==> flow/design.v <==
`timescale 1ns / 1ps
module complex_multiplier#(parameter INPUT_DATA_WIDTH = 16)
    (
        input  wire                                    i_clk,
        input  wire                                    i_rst,
        input  wire signed [INPUT_DATA_WIDTH-1:0]      i_real_h,
        input  wire signed [INPUT_DATA_WIDTH-1:0]      i_imag_h,
        input  wire signed [INPUT_DATA_WIDTH-1:0]      i_real_y,
        input  wire signed [INPUT_DATA_WIDTH-1:0]      i_imag_y,
        output reg  signed [INPUT_DATA_WIDTH*2:0]      o_real,
        output reg  signed [INPUT_DATA_WIDTH*2:0]      o_imag
    );
    reg signed [INPUT_DATA_WIDTH*2-1:0] ac;
    reg signed [INPUT_DATA_WIDTH*2-1:0] ad;
    reg signed [INPUT_DATA_WIDTH*2-1:0] cb;
    reg signed [INPUT_DATA_WIDTH*2-1:0] bd;
    always@(posedge i_clk) begin
        if(i_rst)begin
            o_real <= 0;
            o_imag <= 0;
            ac     <= 0;
            ad     <= 0;
            cb     <= 0;
            bd     <= 0;
        end         
        else begin
            ac <= i_real_h * i_real_y;
            ad <= i_real_h * i_imag_y;
            cb <= i_real_y * i_imag_h;
            bd <= i_imag_h * i_imag_y;
            o_real <= ac - bd;
            o_imag <= ad + cb;
        end
    end
endmodule
== From RTL to reports: complex_multiplier ==
What the tools print for complex_multiplier, step after step.
Line numbers count from 1 in the design file above.
Cell names lack the library's common part.
A cell with n/a has no value.
Design
  top: complex_multiplier
  clock input: i_clk
  standard-cell library: sky130hd
  corner: tt_025C_1v80

== Elaborated design ==
Yosys after proc, flatten, opt, wreduce and memory -nomap, before mapping. Enables and synchronous resets that opt folds into registers are not counted as muxes. Memory bits, and registers merged into a memory's read port (data or address), are not among the register bits. Print and check cells are not counted. Equal cells are merged and count once.
Word-level totals
  register bits after elaboration: 194
  bits in latches: 0
  bits in writable memories: 0
  bits in read-only memories: 0
  word width x clocked read ports: 0
  memories kept: 0
  bits of input ports: 66
  output and inout port bits: 66
  word-level cells: 12
Cells by class
  $add $sub $neg: 2
  $mul: 4
  divide/modulo/power cells: 0
  magnitude comparators: 0
  eq/ne operators: 0
  shift-type cells: 0
  muxes and demuxes: 0
  bitwise gates (word level): 0
  reductions and logical operators: 0
Operator list (count)
  multiplier 16 x 16 -> 32 bit: 4
  adder 32 x 32 -> 33 bit: 1
  subtractor 32 x 32 -> 33 bit: 1

== Logic depth ==
Longest topological path by Yosys (ltp), each cell counted once; first at word level (registers and memories cut), then after technology mapping (sequential cells cut; the memories' decode and read muxes count).
Depth
  depth after elaboration: 1
  ABC_AREA: 0
  gate-level depth with buffers: 25
  mapped depth without buffers: 24

== Mapped cells and area ==
The flow's flattened synthesis, as Yosys stat reports it; memories are mapped. The netlist is that of the ABC_AREA named above (0 if unset); the other value can give another one.
Synthesis totals
  cells in the netlist: 5189
  cell area after synthesis: 47160.2 µm²
  sequential part of the area: 3883.7 µm²
  flip-flops: 194
  buffers: 218
Cell types
  fa_1: count 1050, area in all 2.1E+04 µm²
  ha_1: count 392, area in all 4.9E+03 µm²
  inv_1: count 1204, area in all 4.52E+03 µm²
  dfxtp_1: count 194, area in all 3.88E+03 µm²
  and2_1: count 514, area in all 3.22E+03 µm²
  nand2_1: count 531, area in all 1.99E+03 µm²
  nor2_1: count 244, area in all 915.878 µm²
  xnor2_1: count 104, area in all 910.874 µm²
  clkbuf_1: count 214, area in all 803.27 µm²
  a21oi_1: count 114, area in all 570.547 µm²
  xor2_1: count 56, area in all 490.47 µm²
  a21o_1: count 64, area in all 480.461 µm²
  o21ai_0: count 76, area in all 380.365 µm²
  o21a_1: count 35, area in all 262.752 µm²
  nor2b_1: count 40, area in all 250.24 µm²
  nor3_1: count 50, area in all 250.24 µm²
  nand2b_1: count 31, area in all 193.936 µm²
  a211oi_1: count 25, area in all 187.68 µm²
Other cell types: 55; their cells: 251.

== Timing after synthesis ==
OpenSTA on the mapped netlist: ideal clock, no wires. The path of least setup slack (recovery checks aside). Input and output delay are each 20% of the period. Register names are those of the netlist, which keeps one name where synthesis merged equal registers.
Timing path post-synthesis
  path type: input -> register
  start: input port i_real_h[15]
  end: register ad[30]
  clock period: 10.0 ns
  external input delay: 2.000 ns
  library setup time: 0.121 ns
  launch time at the first pin: 2.000 ns
  arrival: 7.827 ns
  required time: 9.879 ns
  path slack: 2.053 ns
  delay of the path: 5.948 ns
  driving pins on the path: 21
  path buffers: 1
  period reached after synthesis: 7.947 ns
"delay of the path" is the arrival time less input delay plus setup time.
"driving pins on the path": output pins that drive a net of the path, with the launching flip-flop's if there is one; two outputs of one cell count as two.
"period reached after synthesis" is the clock period less the worst setup slack; recovery checks do not enter. This is arithmetic on one report: input and output delays are still those of the set period (20% each).
Between the ends stands the longest chain of elaborated cells between them, by number of cells; it is not shown to be the way that was timed. Of several equally long chains one is given.
Each line given opens the expression or statement behind the cell; cells for indexed reads and writes are added by Yosys, which also makes memories of some case tables.
On the way, post-synthesis
  path through: clkbuf_1 -> nand2_1 -> inv_1 -> fa_1 -> fa_1 -> fa_1 -> fa_1 -> fa_1 -> inv_1 -> fa_1 -> inv_1 -> ha_1 -> a21o_1 -> a21o_1 -> a21o_1 -> a221o_1 -> a311o_1 -> a21oi_1 -> nor2_1 -> o41ai_1 -> mux2_2
  length of the longest elaborated chain: 1
  elaborated cells between the ends (all ways): 1
  RTL lines with such cells: 1
  those cells by class: mul: 1
Ends and longest elaborated chain, post-synthesis
  start, declared: RTL line 6  | input  wire signed [INPUT_DATA_WIDTH-1:0]      i_real_h,
  multiplier 16 x 16 -> 32 bit: RTL line 28  | ad <= i_real_h * i_imag_y;
  end, assigned: RTL line 22  | ad     <= 0;
  end, assigned: RTL line 28
  end, declared: RTL line 14  | reg signed [INPUT_DATA_WIDTH*2-1:0] ad;

== Worst path after layout ==
Path of least setup slack in the final report of record 2 (OpenROAD, finished layout, wires in). Where an end is a register, its clock arrival counts in the times.
Timing path post-layout
  path type: input -> register
  start: input port i_imag_y[7]
  end: register bd[27]
  clock period: 10.0 ns
  external input delay: 2.00 ns
  library setup time: 0.10 ns
  launch time at the first pin: 2.00 ns
  arrival: 9.31 ns
  required time: 10.39 ns
  path slack: 1.08 ns
  driving pins on the path: 21
  path buffers: 2
Between the ends stands the longest chain of elaborated cells between them, by number of cells; it is not shown to be the way that was timed. Of several equally long chains one is given.
On the way, post-layout
  path through: clkdlybuf4s50_1 -> buf_4 -> nand2_1 -> fa_1 -> inv_1 -> fa_1 -> fa_1 -> fa_1 -> fa_1 -> inv_1 -> fa_1 -> inv_1 -> ha_1 -> a21o_1 -> a21o_1 -> a21o_1 -> or3b_2 -> o221ai_1 -> o21ai_0 -> a21oi_1 -> mux2_2
  length of the longest elaborated chain: 1
  elaborated cells between the ends (all ways): 1
  RTL lines with such cells: 1
  those cells by class: mul: 1
Ends and longest elaborated chain, post-layout
  start, declared: RTL line 9  | input  wire signed [INPUT_DATA_WIDTH-1:0]      i_imag_y,
  multiplier 16 x 16 -> 32 bit: RTL line 30  | bd <= i_imag_h * i_imag_y;
  end, assigned: RTL line 24  | bd     <= 0;
  end, assigned: RTL line 30
  end, declared: RTL line 16  | reg signed [INPUT_DATA_WIDTH*2-1:0] bd;

Measured results for complex_multiplier: 4 stored runs of the Yosys and OpenROAD flow on sky130hd. The settings differ; the order carries no meaning. The constraints put input and output delay at 20% of the set period each and load the outputs with 0.01 pF.
"worst setup path time": the worst setup path's part of the clock period (all of it between registers, 20% less for each end at a port) less its slack. A launch clock that arrives late makes it longer, a capture clock that arrives late makes it shorter.

Record 1
==> flow/run.sh <==
#!/bin/bash
# the make line also repeats the synthesis and layout settings of config.mk as NAME=value (left out here)
make -C /OpenROAD-flow-scripts/flow DESIGN_CONFIG=/design/flow/config.mk WORK_HOME=/design/flow/orfs CLKGATE_MAP_FILE= finish
==> flow/config.mk <==
export PLATFORM = sky130hd
export DESIGN_NAME = complex_multiplier
export DESIGN_NICKNAME = complex_multiplier
export VERILOG_FILES = /design/flow/design.v
export SDC_FILE = /design/flow/constraint.sdc
export NUM_CORES = 4
export LEC_CHECK = 0
export ABC_AREA = 1
export CAP_MARGIN = 20
export CELL_PAD_IN_SITES_DETAIL_PLACEMENT = 2
export CELL_PAD_IN_SITES_GLOBAL_PLACEMENT = 1
export CORE_ASPECT_RATIO = 1.28
export CORE_MARGIN = 2
export CORE_UTILIZATION = 53
export CTS_CLUSTER_SIZE = 59
export GPL_TIMING_DRIVEN = 1
export PLACE_DENSITY_LB_ADDON = 0.14
export SLEW_MARGIN = 20
==> flow/constraint.sdc <==
create_clock -name core_clock -period 7.72 [get_ports {i_clk}]
set_input_delay 1.5440 -clock core_clock [delete_from_list [all_inputs] [get_ports {i_clk}]]
set_output_delay 1.5440 -clock core_clock [all_outputs]
set_load 0.01 [all_outputs]

==> results of record 1 <==
did not finish, placement stopped with DPL-0033

Record 2
==> flow/run.sh <==
#!/bin/bash
# the make line also repeats the synthesis and layout settings of config.mk as NAME=value (left out here)
make -C /OpenROAD-flow-scripts/flow DESIGN_CONFIG=/design/flow/config.mk WORK_HOME=/design/flow/orfs CLKGATE_MAP_FILE= finish
==> flow/config.mk <==
export PLATFORM = sky130hd
export DESIGN_NAME = complex_multiplier
export DESIGN_NICKNAME = complex_multiplier
export VERILOG_FILES = /design/flow/design.v
export SDC_FILE = /design/flow/constraint.sdc
export NUM_CORES = 4
export LEC_CHECK = 0
export CAP_MARGIN = 20
export CORE_MARGIN = 2
export CORE_UTILIZATION = 40
export SLEW_MARGIN = 20
==> flow/constraint.sdc <==
create_clock -name core_clock -period 10.0 [get_ports {i_clk}]
set_input_delay 2.0000 -clock core_clock [delete_from_list [all_inputs] [get_ports {i_clk}]]
set_output_delay 2.0000 -clock core_clock [all_outputs]
set_load 0.01 [all_outputs]

==> results of record 2 <==
chip area after synthesis (Yosys): 47,160.2 µm²
die area: 120,662.0 µm²
standard-cell area of the final layout: 51,147.8 µm²
utilization: 43.9 %
worst setup slack after layout: 1.082 ns
worst hold slack: 0.554 ns
worst setup path time: 6.92 ns
worst setup path kind: input -> register

Record 3
==> flow/run.sh <==
#!/bin/bash
# the make line also repeats the synthesis and layout settings of config.mk as NAME=value (left out here)
make -C /OpenROAD-flow-scripts/flow DESIGN_CONFIG=/design/flow/config.mk WORK_HOME=/design/flow/orfs CLKGATE_MAP_FILE= finish
==> flow/config.mk <==
export PLATFORM = sky130hd
export DESIGN_NAME = complex_multiplier
export DESIGN_NICKNAME = complex_multiplier
export VERILOG_FILES = /design/flow/design.v
export SDC_FILE = /design/flow/constraint.sdc
export NUM_CORES = 4
export LEC_CHECK = 0
export ABC_AREA = 1
export CAP_MARGIN = 20
export CELL_PAD_IN_SITES_DETAIL_PLACEMENT = 2
export CELL_PAD_IN_SITES_GLOBAL_PLACEMENT = 1
export CORE_ASPECT_RATIO = 1.69
export CORE_MARGIN = 8
export CORE_UTILIZATION = 52
export CTS_CLUSTER_SIZE = 54
export SETUP_SLACK_MARGIN = 0.67
export SLEW_MARGIN = 25
==> flow/constraint.sdc <==
create_clock -name core_clock -period 14.3 [get_ports {i_clk}]
set_input_delay 2.8600 -clock core_clock [delete_from_list [all_inputs] [get_ports {i_clk}]]
set_output_delay 2.8600 -clock core_clock [all_outputs]
set_load 0.01 [all_outputs]

==> results of record 3 <==
did not finish, placement stopped with DPL-0033

Record 4
==> flow/run.sh <==
#!/bin/bash
# the make line also repeats the synthesis and layout settings of config.mk as NAME=value (left out here)
make -C /OpenROAD-flow-scripts/flow DESIGN_CONFIG=/design/flow/config.mk WORK_HOME=/design/flow/orfs CLKGATE_MAP_FILE= finish
==> flow/config.mk <==
export PLATFORM = sky130hd
export DESIGN_NAME = complex_multiplier
export DESIGN_NICKNAME = complex_multiplier
export VERILOG_FILES = /design/flow/design.v
export SDC_FILE = /design/flow/constraint.sdc
export NUM_CORES = 4
export LEC_CHECK = 0
export CAP_MARGIN = 20
export CORE_MARGIN = 2
export CORE_UTILIZATION = 48
export CTS_CLUSTER_DIAMETER = 228
export GPL_TIMING_DRIVEN = 1
export PLACE_DENSITY = 0.77
export SLEW_MARGIN = 20
==> flow/constraint.sdc <==
create_clock -name core_clock -period 12.1 [get_ports {i_clk}]
set_input_delay 2.4200 -clock core_clock [delete_from_list [all_inputs] [get_ports {i_clk}]]
set_output_delay 2.4200 -clock core_clock [all_outputs]
set_load 0.01 [all_outputs]

==> results of record 4 <==
chip area after synthesis (Yosys): 47,160.2 µm²
die area: 100,775.0 µm²
standard-cell area of the final layout: 50,359.5 µm²
utilization: 51.9 %
worst setup slack after layout: 2.633 ns
worst hold slack: 0.523 ns
worst setup path time: 7.05 ns
worst setup path kind: input -> register
